==> flow/design.v <==
`timescale 1ns / 1ps
module xbip_dsp48_macro_0 (
    input wire                 CLK,
    input wire                 CE,
    input wire signed  [7:0]   A,
    input wire signed  [7:0]   B,
    input wire signed  [30:0]  C,
    output wire signed [31:0]  P
);
assign P = A * B + C;
endmodule
`timescale 1ns / 1ps
module MAC(
    input wire rstn_i,
    input wire clk_i,
    input wire dsp_enable_i,
    input wire dsp_valid_i,
    input wire signed [7:0] dsp_input_i,
    input wire signed [7:0] dsp_weight_i,
    output wire valid_o_d,
    output reg done_o,
    output wire signed [31:0] dsp_output_o
);
reg signed [30:0] partial_sum;     
reg signed [31:0] dsp_output;
wire signed [31:0] dsp_temp;
wire dsp_valid_o;
reg [1:0] dsp_valid_delay;
assign dsp_output_o = dsp_output;
assign dsp_valid_o = dsp_valid_delay[0];
assign valid_o_d = dsp_valid_delay[1];
always @(posedge clk_i or negedge rstn_i) begin
    if (!rstn_i) begin
        partial_sum <= 0;
    end else if (valid_o_d) begin
        partial_sum <= 0;
    end else begin
        partial_sum <= $signed ({dsp_temp[31],dsp_temp[29:0]});
    end 
end
always @(posedge clk_i or negedge rstn_i) begin
    if (!rstn_i) begin
        dsp_valid_delay <=0;
    end
    else begin
        dsp_valid_delay[0] <= dsp_valid_i;
        dsp_valid_delay[1] <= dsp_valid_delay[0];
    end
end
always @(posedge clk_i or negedge rstn_i) begin    
    if(!rstn_i) begin
        dsp_output <= 0;
        done_o <= 0;
    end
    else if (dsp_valid_o) begin
        dsp_output <= dsp_temp;
        done_o <= 1;
    end
    else begin
        dsp_output <=0;
        done_o <= 0;
    end
end 
xbip_dsp48_macro_0 DSP_for_MAC (
    .CLK(clk_i),              
    .CE(dsp_enable_i),        
    .A(dsp_input_i),          
    .B(dsp_weight_i),         
    .C(partial_sum),          
    .P(dsp_temp)              
);
endmodule
module Quantize
#(
    parameter WIDTH_INPUT       = 32, 
    parameter WIDTH_OUTPUT      = 8,
    parameter NUM_CALCULATE     = 8,
    parameter SCALIING_FACTOR   = 2408, 
    parameter QUANTIZE_BIT      = 8
)
(
    input wire                              clk_i,           
    input wire                              rstn_i,          
    input wire                              i_q_en,          
    input wire signed   [WIDTH_INPUT-1:0]   din_i,           
    output wire signed  [WIDTH_OUTPUT-1:0]  o_qout,          
    output wire                             o_qvalid,        
    output wire                             done_o           
);
    localparam LOCAL_COUNTER = $clog2(NUM_CALCULATE);  
    reg         [LOCAL_COUNTER-1:0] rCnt;                
    reg signed  [WIDTH_INPUT-1:0]   rScaled;             
    reg signed  [WIDTH_OUTPUT-1:0]  rClipped;            
    reg     rEn_delay;                                   
    reg     q_valid;                                     
    reg     q_done;                                      
    always @(posedge clk_i) begin
        if (!rstn_i) begin
            rEn_delay <= 0;                        
        end else begin
            rEn_delay <= i_q_en;                   
        end
    end
    always @(posedge clk_i or negedge rstn_i) begin
        if (!rstn_i) begin
            rScaled <= 0;                           
        end else if(din_i >= 0) begin
            rScaled <= (din_i + SCALIING_FACTOR / 2) / SCALIING_FACTOR;  
        end else begin
            rScaled <= (din_i - SCALIING_FACTOR / 2) / SCALIING_FACTOR;  
        end
    end
    always @(posedge clk_i) begin
        if (!rstn_i) begin
            q_valid <= 0;                          
            q_done  <= 0;                          
        end else if (rEn_delay) begin
            q_valid <= 1;                          
        end else if (rCnt == NUM_CALCULATE-2) begin
            q_done  <= 1;                           
        end else if (rCnt == NUM_CALCULATE-1) begin
            q_done  <= 0;                           
            q_valid <= 0;                          
        end
    end
    always @(posedge clk_i) begin
        if (!rstn_i) begin
            rCnt    <= 0;                              
        end else if(q_valid) begin
            rCnt <= rCnt + 1;                       
        end else begin
            rCnt <= 0;                              
        end
    end
    always @(posedge clk_i or negedge rstn_i) begin
        if (!rstn_i) begin
            rClipped <= 0;                          
        end else if (q_valid | rEn_delay) begin
            case(rScaled[QUANTIZE_BIT:QUANTIZE_BIT-1])
                2'b01:  begin
                    rClipped <= {(QUANTIZE_BIT-1){1'b1}};  
                end
                2'b10:  begin
                    rClipped <= {1'b1,{(QUANTIZE_BIT-1){1'b0}}};  
                end
                default:    begin
                    rClipped <= rScaled[QUANTIZE_BIT-1:0];  
                end
            endcase
        end else begin
            rClipped <= 0;                          
        end
    end    
    assign o_qvalid = q_valid;                     
    assign done_o   = q_done;                        
    assign o_qout   = rClipped;                      
endmodule
module Dequantize
#(
    parameter WIDTH_INPUT       = 32,
    parameter WIDTH_OUTPUT      = 32,
    parameter SCALIING_FACTOR_X = 2408,   
    parameter SCALIING_FACTOR_Y = 134,    
    parameter NUM_COUNTER_BIT   = 3,
    parameter NUM_CALCULATE     = 4
)
(
    input wire  clk_i,                               
    input wire  rstn_i,                              
    input wire signed   [WIDTH_INPUT-1:0]   din_i,   
    input wire  valid_i,                             
    output wire valid_o,                             
    output wire done_o,                              
    output wire signed  [WIDTH_OUTPUT-1:0]  dout_o   
);
    reg         [NUM_COUNTER_BIT-1:0]   rCnt;            
    reg signed  [WIDTH_OUTPUT-1:0]      rScaled;         
    reg         q_done;                                  
    reg [1:0]   valid_delay;                             
    always @(posedge clk_i or negedge rstn_i) begin
        if (!rstn_i) begin
            rScaled <= 0;
        end else begin
            rScaled <= din_i * SCALIING_FACTOR_X * SCALIING_FACTOR_Y; 
        end
    end
    always @(posedge clk_i or negedge rstn_i) begin
        if (!rstn_i) begin
            q_done <= 0;
        end else if (rCnt == NUM_CALCULATE-2) begin
            q_done <= 1;
        end else if (rCnt == NUM_CALCULATE-1) begin
            q_done <= 0;
        end
    end
    always @(posedge clk_i or negedge rstn_i) begin
        if (!rstn_i) begin
            rCnt <= 0;
        end else if (valid_o) begin
            rCnt <= rCnt + 1;
        end else begin
            rCnt <= 0;
        end
    end
    always @(posedge clk_i or negedge rstn_i) begin
        if (!rstn_i) begin
            valid_delay <= 0;
        end else begin
            valid_delay[0] <= valid_i;
            valid_delay[1] <= valid_delay[0];
        end
    end
    assign done_o = q_done;
    assign valid_o = valid_delay[1];
    assign dout_o = rScaled;
endmodule
module top(
    input wire                  clk_i,           
    input wire                  rstn_i,          
    input wire                  start_i,         
    input wire signed   [31:0]  vector_x_i,      
    input wire signed   [31:0]  quant_w_i,       
    output wire                 done_o,          
    output wire signed  [31:0]  dout_o           
);
wire quantize_done;                        
wire dequantize_done;                      
wire signed [7:0]   quantized_data;          
wire signed [31:0]  mac_out [3:0];           
reg signed  [31:0]  mac_o [3:0];             
wire valid;                                
wire mac_done;                             
wire [3:0] mac_done_w;                     
assign mac_done = mac_done_w[0];
reg q_valid;                               
reg [31:0] q_in;                           
Quantize #(
    .WIDTH_INPUT(32), 
    .WIDTH_OUTPUT(8),
    .NUM_CALCULATE(8),                     
    .SCALIING_FACTOR(2408),                
    .QUANTIZE_BIT(8) 
) quantize_inst (
    .clk_i(clk_i),                         
    .rstn_i(rstn_i),                       
    .i_q_en(start_i),                      
    .din_i(vector_x_i),                    
    .o_qout(quantized_data),               
    .o_qvalid(valid),                      
    .done_o(quantize_done)                 
);
genvar i;
generate 
    for (i = 0; i < 4; i = i + 1) begin : mac_gen
        MAC mymac(
            .clk_i(clk_i),                 
            .rstn_i(rstn_i),               
            .dsp_enable_i(valid),          
            .dsp_valid_i(quantize_done),   
            .dsp_input_i(quantized_data),  
            .dsp_weight_i(quant_w_i[32-1-8*i:32-8*(i+1)]),  
            .done_o(mac_done_w[i]),        
            .dsp_output_o(mac_out[i])      
        );
        always @(posedge clk_i or negedge rstn_i) begin
            if (!rstn_i) begin
                mac_o[i] <= 0;             
            end else if (mac_done) begin
                mac_o[i] <= mac_out[i];    
            end
        end
    end
endgenerate
Dequantize #(
    .WIDTH_INPUT(32),                      
    .WIDTH_OUTPUT(32), 
    .SCALIING_FACTOR_X(2408), 
    .SCALIING_FACTOR_Y(134),
    .NUM_COUNTER_BIT(3),                   
    .NUM_CALCULATE(4) 
) dequantize_inst (
    .clk_i(clk_i),                         
    .rstn_i(rstn_i),                       
    .din_i(q_in),                          
    .valid_i(q_valid),                     
    .done_o(dequantize_done),              
    .dout_o(dout_o)                        
);
reg [1:0] qCnt;                            
always @(posedge clk_i or negedge rstn_i) begin
    if (!rstn_i) begin
        qCnt <= 0;                         
    end else if (q_valid) begin
        qCnt <= qCnt + 1;                  
    end
end
always @(posedge clk_i or negedge rstn_i) begin
    if (!rstn_i) begin
        q_valid <= 0;                      
    end else if (mac_done) begin
        q_valid <= 1;                      
    end else if (qCnt == 3) begin
        q_valid <= 0;                      
    end
end
always @(posedge clk_i or negedge rstn_i) begin
    if (!rstn_i) begin
        q_in <= 0;                         
    end else if (q_valid) begin
        q_in <= mac_o[qCnt];               
    end else begin
        q_in <= 0;                         
    end
end
assign done_o = dequantize_done ? 1 : 0;   
endmodule
Hand-over note for top

== From RTL to reports: top ==
Each step is given for the RTL above and for the edited RTL.
"unedited" refers to lines of the RTL above, "edited" to lines of the edited file.
"difference" is "edited" less "unedited", of the values as shown; "rel. change" is that difference over "unedited", in percent.
Library cell names are shortened.
Not given: --

* Top: top
* Clock port: clk_i
* Library: sky130hd
* Corner: tt_025C_1v80

== Edit of the RTL ==
The edit as a unified diff against the file above.
This change comes from a script, not from a designer. The edited design behaves differently; no optimisation was intended.

<pre>
@@ -219,9 +219,11 @@
     input wire                  rstn_i,          
     input wire                  start_i,         
-    input wire signed   [31:0]  vector_x_i,      
+    input wire signed   [31:0]  vector_x_i_i,      
     input wire signed   [31:0]  quant_w_i,       
     output wire                 done_o,          
     output wire signed  [31:0]  dout_o           
 );
+reg signed [31:0] vector_x_i;
+always @(posedge clk_i) vector_x_i <= vector_x_i_i;
 wire quantize_done;                        
 wire dequantize_done;                      
</pre>

== After elaboration ==
Yosys after proc, flatten, opt, wreduce and memory -nomap, before mapping. Print and check cells are not counted. Equal cells are merged and count once.

{| class="wikitable"
|+ Word-level totals
! item !! unedited !! edited !! difference !! rel. change (%)
|-
| elaborated cells || 92 || 93 || +1 || +1.09
|-
| output and inout bits || 33 || 33 || 0 || 0.00
|-
| input bits || 67 || 67 || 0 || 0.00
|-
| flip-flop bits (word level) || 481 || 513 || +32 || +6.65
|}

{| class="wikitable"
|+ Operators by class
! item !! unedited !! edited !! difference !! rel. change (%)
|-
| $add $sub $neg || 9 || 9 || 0 || 0.00
|-
| bitwise gates (word level) || 2 || 2 || 0 || 0.00
|-
| multiply operators || 6 || 6 || 0 || 0.00
|-
| equal/unequal tests || 10 || 10 || 0 || 0.00
|-
| mux-type cells || 24 || 24 || 0 || 0.00
|-
| divide/modulo/power cells || 2 || 2 || 0 || 0.00
|-
| reductions and logical operators || 8 || 8 || 0 || 0.00
|-
| $lt $le $gt $ge || 1 || 1 || 0 || 0.00
|}

Operator kinds equal on both sides are left out: 28.

== Depth ==
Longest topological path by Yosys (ltp), each cell counted once; first at word level (registers and memories cut), then after technology mapping (sequential cells cut; the memories' decode and read muxes count).

{| class="wikitable"
|+ Logic depth
! item !! unedited !! edited !! difference !! rel. change (%)
|-
| word-level depth || 4 || 4 || 0 || 0.00
|-
| ABC_AREA || 0 || 0 || -- || --
|-
| mapped depth || 98 || 90 || -8 || -8.16
|-
| gate-level depth less buffers || 78 || 76 || -2 || -2.56
|}

== After synthesis ==
The flow's flattened synthesis, as Yosys stat reports it; memories are mapped. The netlist is that of the ABC_AREA named above (0 if unset); the other value can give another one.

{| class="wikitable"
|+ Mapped netlist
! item !! unedited !! edited !! difference !! rel. change (%)
|-
| sequential part of the area (µm²) || 10630.2 || 11270.8 || +640.6 || +6.03
|-
| flip-flop cells || 426 || 458 || +32 || +7.51
|-
| buffer cells || 170 || 153 || -17 || -10.00
|-
| cell count || 4864 || 4893 || +29 || +0.60
|-
| cell area after synthesis (µm²) || 45496.1 || 46191.8 || +695.7 || +1.53
|}

{| class="wikitable"
|+ Cells by type
! cell type !! unedited !! edited !! difference !! rel. change (%)
|-
| dfxtp_1 || 6 || 38 || +32 || +533.33
|-
| a21oi_1 || 306 || 332 || +26 || +8.50
|-
| nand2_1 || 307 || 291 || -16 || -5.21
|-
| nand3_1 || 69 || 56 || -13 || -18.84
|-
| o211ai_1 || 43 || 30 || -13 || -30.23
|-
| a21o_1 || 42 || 55 || +13 || +30.95
|-
| nand4_1 || 31 || 19 || -12 || -38.71
|-
| mux2i_1 || 48 || 38 || -10 || -20.83
|-
| or4_1 || 5 || 13 || +8 || +160.00
|-
| o21ai_1 || 41 || 34 || -7 || -17.07
|-
| o31ai_1 || 21 || 14 || -7 || -33.33
|-
| a211o_1 || 12 || 19 || +7 || +58.33
|-
| a311o_1 || 9 || 2 || -7 || -77.78
|-
| o2bb2ai_1 || 9 || 2 || -7 || -77.78
|-
| a31o_2 || 2 || 9 || +7 || +350.00
|-
| o21ai_0 || 128 || 122 || -6 || -4.69
|-
| a211oi_1 || 23 || 29 || +6 || +26.09
|-
| buf_4 || 15 || 9 || -6 || -40.00
|}

Cell types equal on both sides are left out: 24.
Not every row of either side is listed.
The figures by module come from a second, unflattened synthesis with its own total; it is not the netlist above.

{| class="wikitable"
|+ Second synthesis, totals
! item !! unedited !! edited !! difference !! rel. change (%)
|-
| cells (unflattened synthesis) || 5830 || 5862 || +32 || +0.55
|-
| area total of the unflattened synthesis (µm²) || 57774.2 || 58414.8 || +640.6 || +1.11
|}

Each row is one instance without its submodules.

{| class="wikitable"
|+ By module, unedited
! module !! area (µm²) !! instances !! cells
|-
| xbip_dsp48_macro_0 || 5429.0 || 4 || 538
|-
| Quantize || 13850.8 || 1 || 1904
|-
| MAC || 2085.8 || 4 || 135
|-
| Dequantize || 7223.2 || 1 || 734
|-
| top || 6641.4 || 1 || 500
|}

{| class="wikitable"
|+ By module, edited
! module !! area (µm²) !! instances !! cells
|-
| xbip_dsp48_macro_0 || 5429.0 || 4 || 538
|-
| Quantize || 13850.8 || 1 || 1904
|-
| MAC || 2085.8 || 4 || 135
|-
| top || 7282.0 || 1 || 532
|-
| Dequantize || 7223.2 || 1 || 734
|}

== Timing after synthesis ==
Source: OpenSTA report_checks on the synthesized netlist (no wires, ideal clock, input and output delay 20% of the period each), path of least setup slack; recovery checks are left aside. Register names are those of the netlist, which keeps one name where synthesis merged equal registers.

{| class="wikitable"
|+ Timing after synthesis
! item !! unedited !! edited !! difference !! rel. change (%)
|-
| path kind || input -> register || register -> register || -- || --
|-
| start || input port vector_x_i[31] || register vector_x_i[31] || -- || --
|-
| end || register quantize_inst.rScaled[6] || register quantize_inst.rScaled[6] || -- || --
|-
| arrival (ns) || 26.473 || 20.276 || -6.197 || -23.41
|-
| delay of the path (ns) || 19.953 || 20.355 || +0.402 || +2.01
|-
| path slack (ns) || 6.447 || 12.645 || +6.198 || --
|-
| clock period (ns) || 33.0 || 33.0 || 0.0 || 0.00
|-
| buffers on the path || 13 || 5 || -8 || -61.54
|-
| driving pins on the path || 89 || 80 || -9 || -10.11
|-
| synthesis period reached (ns) || 26.553 || 20.355 || -6.198 || -23.34
|}

"delay of the path" is the arrival time less input delay plus setup time.
"driving pins on the path": output pins that drive a net of the path, with the launching flip-flop's if there is one; two outputs of one cell count as two.
"synthesis period reached" is the clock period less the worst setup slack; recovery checks do not enter. This is arithmetic on one report: input and output delays are still those of the set period (20% each).
The rows between start and end are the longest chain of elaborated cells between them; the timing report does not say that the signal goes this way. Where chains are equally long, one stands for them.
Each line given opens the expression or statement behind the cell; cells for indexed reads and writes are added by Yosys, which also makes memories of some case tables.
At most two assigning lines are given for a register; there are more.

On the way, after synthesis, unedited:
* Cell sequence: clkbuf_1 -> ha_1 -> buf_2 -> a21oi_2 -> o211ai_1 -> a221oi_2 -> nand2_1 -> xnor2_1 -> o211a_2 -> nand4bb_1 -> nor4_4 -> o311ai_2 -> and2_1 -> o21ai_1 -> xor2_1 -> buf_2 -> o311a_2 -> a21oi_4 -> (+53 left out) -> mux2i_1 -> xor2_1 -> o21ba_2 -> o21ai_4 -> a21oi_4 -> clkbuf_1 -> o21ai_1 -> o31ai_1 -> a31o_1 -> nand2_1 -> nand2_1 -> o211ai_1 -> o21ai_0 -> a21oi_1 -> ha_1 -> and3_1 -> a21oi_1 -> xnor2_1
* Length of the longest elaborated chain: 3
* Elaborated cells between the ends (all ways): 6
* RTL lines with such cells: 3
* Classes of those cells: add/sub (2); div (2); compare (1); mux (1)

{| class="wikitable"
|+ Ends and longest elaborated chain, after synthesis, unedited
! item !! RTL line !! text
|-
| start: declaration || 221 || <nowiki>input wire signed   [31:0]  vector_x_i,</nowiki>
|-
| subtractor 32 x 12 -> 32 bit || 110 || <nowiki>rScaled <= (din_i - SCALIING_FACTOR / 2) / SCALIING_FACTOR;</nowiki>
|-
| divider 32 x 13 -> 32 bit || 110 ||
|-
| 2-to-1 mux 9 bit || 107 || <nowiki>end else if(din_i >= 0) begin</nowiki>
|-
| end: assignment || 108 || <nowiki>rScaled <= (din_i + SCALIING_FACTOR / 2) / SCALIING_FACTOR;</nowiki>
|-
| end: assignment || 110 ||
|-
| end: declaration || 92 || <nowiki>reg signed  [WIDTH_INPUT-1:0]   rScaled;</nowiki>
|}

On the way, after synthesis, edited:
* Cell sequence: dfxtp_1 -> clkbuf_1 -> ha_1 -> buf_2 -> a21oi_1 -> o21ai_1 -> a221o_1 -> or2_2 -> o211ai_1 -> nand4b_1 -> or4_1 -> nand2_1 -> xor2_1 -> o31ai_4 -> a32oi_1 -> mux2i_1 -> nor2_2 -> o21ai_4 -> (+44 left out) -> a2111oi_4 -> xnor2_2 -> nand2_1 -> a31oi_2 -> nor3b_2 -> xnor2_1 -> o21ai_2 -> a311oi_1 -> a21oi_1 -> o311a_1 -> nand2b_4 -> a211o_1 -> a221oi_2 -> a22oi_1 -> ha_1 -> and3_1 -> a41oi_1 -> xor2_1
* Length of the longest elaborated chain: 3
* Elaborated cells between the ends (all ways): 6
* RTL lines with such cells: 3
* Classes of those cells: add/sub (2); div (2); compare (1); mux (1)

{| class="wikitable"
|+ Ends and longest elaborated chain, after synthesis, edited
! item !! RTL line !! text
|-
| start: declaration || 226 || <nowiki>reg signed [31:0] vector_x_i;</nowiki>
|-
| start: assignment || 227 || <nowiki>always @(posedge clk_i) vector_x_i <= vector_x_i_i;</nowiki>
|-
| subtractor 32 x 12 -> 32 bit || 110 || <nowiki>rScaled <= (din_i - SCALIING_FACTOR / 2) / SCALIING_FACTOR;</nowiki>
|-
| divider 32 x 13 -> 32 bit || 110 ||
|-
| 2-to-1 mux 9 bit || 107 || <nowiki>end else if(din_i >= 0) begin</nowiki>
|-
| end: assignment || 108 || <nowiki>rScaled <= (din_i + SCALIING_FACTOR / 2) / SCALIING_FACTOR;</nowiki>
|-
| end: assignment || 110 ||
|-
| end: declaration || 92 || <nowiki>reg signed  [WIDTH_INPUT-1:0]   rScaled;</nowiki>
|}

== Timing after layout ==
Path of least setup slack in the final report of each run of set A (OpenROAD, finished layout, wires in). Where an end is a register, its clock arrival counts in the times.

{| class="wikitable"
|+ Timing after layout
! item !! unedited !! edited !! difference !! rel. change (%)
|-
| path kind || input -> register || register -> register || -- || --
|-
| start || input port vector_x_i[31] || register vector_x_i[31] || -- || --
|-
| end || register quantize_inst.rScaled[6] || register quantize_inst.rScaled[6] || -- || --
|-
| driving pins on the path || 82 || 75 || -7 || -8.54
|-
| path slack (ns) || 1.93 || 5.65 || +3.72 || --
|-
| clock period (ns) || 31.4 || 31.4 || 0.0 || 0.00
|-
| buffers on the path || 4 || 0 || -4 || -100.00
|-
| arrival (ns) || 29.92 || 26.27 || -3.65 || -12.20
|}

The rows between start and end are the longest chain of elaborated cells between them; the timing report does not say that the signal goes this way. Where chains are equally long, one stands for them.
At most two assigning lines are given for a register; there are more.

On the way, after layout, unedited:
* Cell sequence: clkdlybuf4s50_1 -> buf_4 -> inv_1 -> ha_1 -> o211ai_1 -> o21a_2 -> xnor2_1 -> nor4_2 -> nand3_2 -> nor4_4 -> nand2_1 -> o31ai_2 -> xor2_1 -> and2_1 -> o21ai_1 -> xor2_1 -> buf_4 -> o311ai_2 -> (+46 left out) -> o31a_1 -> mux2i_1 -> xor2_1 -> o21ba_2 -> o21ai_4 -> a21oi_4 -> mux4_2 -> a21oi_1 -> and3_1 -> o211ai_1 -> a21oi_1 -> nand3b_4 -> nand2_1 -> a21oi_1 -> ha_1 -> and3_1 -> a21oi_1 -> xnor2_1
* Length of the longest elaborated chain: 3
* Elaborated cells between the ends (all ways): 6
* RTL lines with such cells: 3
* Classes of those cells: add/sub (2); div (2); compare (1); mux (1)

{| class="wikitable"
|+ Ends and longest elaborated chain, after layout, unedited
! item !! RTL line !! text
|-
| start: declaration || 221 || <nowiki>input wire signed   [31:0]  vector_x_i,</nowiki>
|-
| subtractor 32 x 12 -> 32 bit || 110 || <nowiki>rScaled <= (din_i - SCALIING_FACTOR / 2) / SCALIING_FACTOR;</nowiki>
|-
| divider 32 x 13 -> 32 bit || 110 ||
|-
| 2-to-1 mux 9 bit || 107 || <nowiki>end else if(din_i >= 0) begin</nowiki>
|-
| end: assignment || 108 || <nowiki>rScaled <= (din_i + SCALIING_FACTOR / 2) / SCALIING_FACTOR;</nowiki>
|-
| end: assignment || 110 ||
|-
| end: declaration || 92 || <nowiki>reg signed  [WIDTH_INPUT-1:0]   rScaled;</nowiki>
|}

On the way, after layout, edited:
* Cell sequence: dfxtp_1 -> inv_1 -> ha_1 -> o211a_1 -> a21boi_1 -> o21ai_0 -> a2111o_1 -> a2111oi_2 -> nand3_1 -> nor3_1 -> a31oi_1 -> xnor2_1 -> or3_4 -> o21ai_2 -> mux2_2 -> a32oi_4 -> a22oi_1 -> o21a_1 -> (+39 left out) -> a2111oi_4 -> xnor2_2 -> nand2_1 -> a31oi_2 -> nor3b_2 -> a211o_1 -> o21ai_2 -> nand2_1 -> maj3_1 -> o21a_1 -> o32ai_1 -> nor4_1 -> a221oi_2 -> a22oi_1 -> ha_1 -> and3_1 -> a41oi_1 -> xor2_1
* Length of the longest elaborated chain: 3
* Elaborated cells between the ends (all ways): 6
* RTL lines with such cells: 3
* Classes of those cells: add/sub (2); div (2); compare (1); mux (1)

{| class="wikitable"
|+ Ends and longest elaborated chain, after layout, edited
! item !! RTL line !! text
|-
| start: declaration || 226 || <nowiki>reg signed [31:0] vector_x_i;</nowiki>
|-
| start: assignment || 227 || <nowiki>always @(posedge clk_i) vector_x_i <= vector_x_i_i;</nowiki>
|-
| subtractor 32 x 12 -> 32 bit || 110 || <nowiki>rScaled <= (din_i - SCALIING_FACTOR / 2) / SCALIING_FACTOR;</nowiki>
|-
| divider 32 x 13 -> 32 bit || 110 ||
|-
| 2-to-1 mux 9 bit || 107 || <nowiki>end else if(din_i >= 0) begin</nowiki>
|-
| end: assignment || 108 || <nowiki>rScaled <= (din_i + SCALIING_FACTOR / 2) / SCALIING_FACTOR;</nowiki>
|-
| end: assignment || 110 ||
|-
| end: declaration || 92 || <nowiki>reg signed  [WIDTH_INPUT-1:0]   rScaled;</nowiki>
|}

== Measured runs ==
Runs of the flow (Yosys, OpenROAD) on both versions; the two runs of a pair have the same settings. The constraints put input and output delay at 20% of the set period each and load the outputs with 0.01 pF.

Flow settings, set A:
* period_ns: 31.4
* CAP_MARGIN: 20
* CORE_MARGIN: 2
* CORE_UTILIZATION: 40
* SLEW_MARGIN: 20

{| class="wikitable"
|+ Final reports, set A
! item !! unedited !! edited !! difference !! rel. change (%)
|-
| synthesis area (µm²) || 45496.1 || 46191.8 || +695.7 || +1.53
|-
| setup TNS (ns) || 0.000 || 0.000 || 0.000 || --
|-
| standard-cell area after routing (µm²) || 49570.0 || 50531.0 || +961.0 || +1.94
|-
| worst slack on setup checks (ns) || 1.928 || 5.648 || +3.720 || --
|-
| lowest hold slack (ns) || 0.337 || 0.343 || +0.006 || --
|-
| reached clock period (ns) || 29.472 || 25.752 || -3.720 || -12.62
|-
| die size (µm²) || 116455.0 || 118212.0 || +1757.0 || +1.51
|-
| utilization after layout (%) || 44.0 || 44.1 || +0.1 || --
|}

Flow settings, set B:
* CELL_PAD_IN_SITES_GLOBAL_PLACEMENT: 3
* CORE_ASPECT_RATIO: 0.99
* CORE_UTILIZATION: 49
* GPL_ROUTABILITY_DRIVEN: 0
* MAX_ROUTING_LAYER: met4
* PLACE_DENSITY_LB_ADDON: 0.24
* SETUP_SLACK_MARGIN: -1.37
* period_ns: 47.8
* CAP_MARGIN: 20
* CORE_MARGIN: 2
* SLEW_MARGIN: 20

{| class="wikitable"
|+ Final reports, set B
! item !! unedited !! edited !! difference !! rel. change (%)
|-
| synthesis area (µm²) || 45496.1 || 46191.8 || +695.7 || +1.53
|-
| setup TNS (ns) || 0.000 || 0.000 || 0.000 || --
|-
| standard-cell area after routing (µm²) || 49239.7 || 50221.9 || +982.2 || +1.99
|-
| worst slack on setup checks (ns) || 11.932 || 22.019 || +10.087 || --
|-
| lowest hold slack (ns) || 0.366 || 0.381 || +0.015 || --
|-
| reached clock period (ns) || 35.868 || 25.781 || -10.087 || -28.12
|-
| die size (µm²) || 95302.6 || 96741.9 || +1439.3 || +1.51
|-
| utilization after layout (%) || 53.3 || 53.5 || +0.2 || --
|}

By "reached clock period" is meant the clock period of the run minus its worst setup slack. This is arithmetic on one report: input and output delays are still those of the set period (20% each).

End of note.
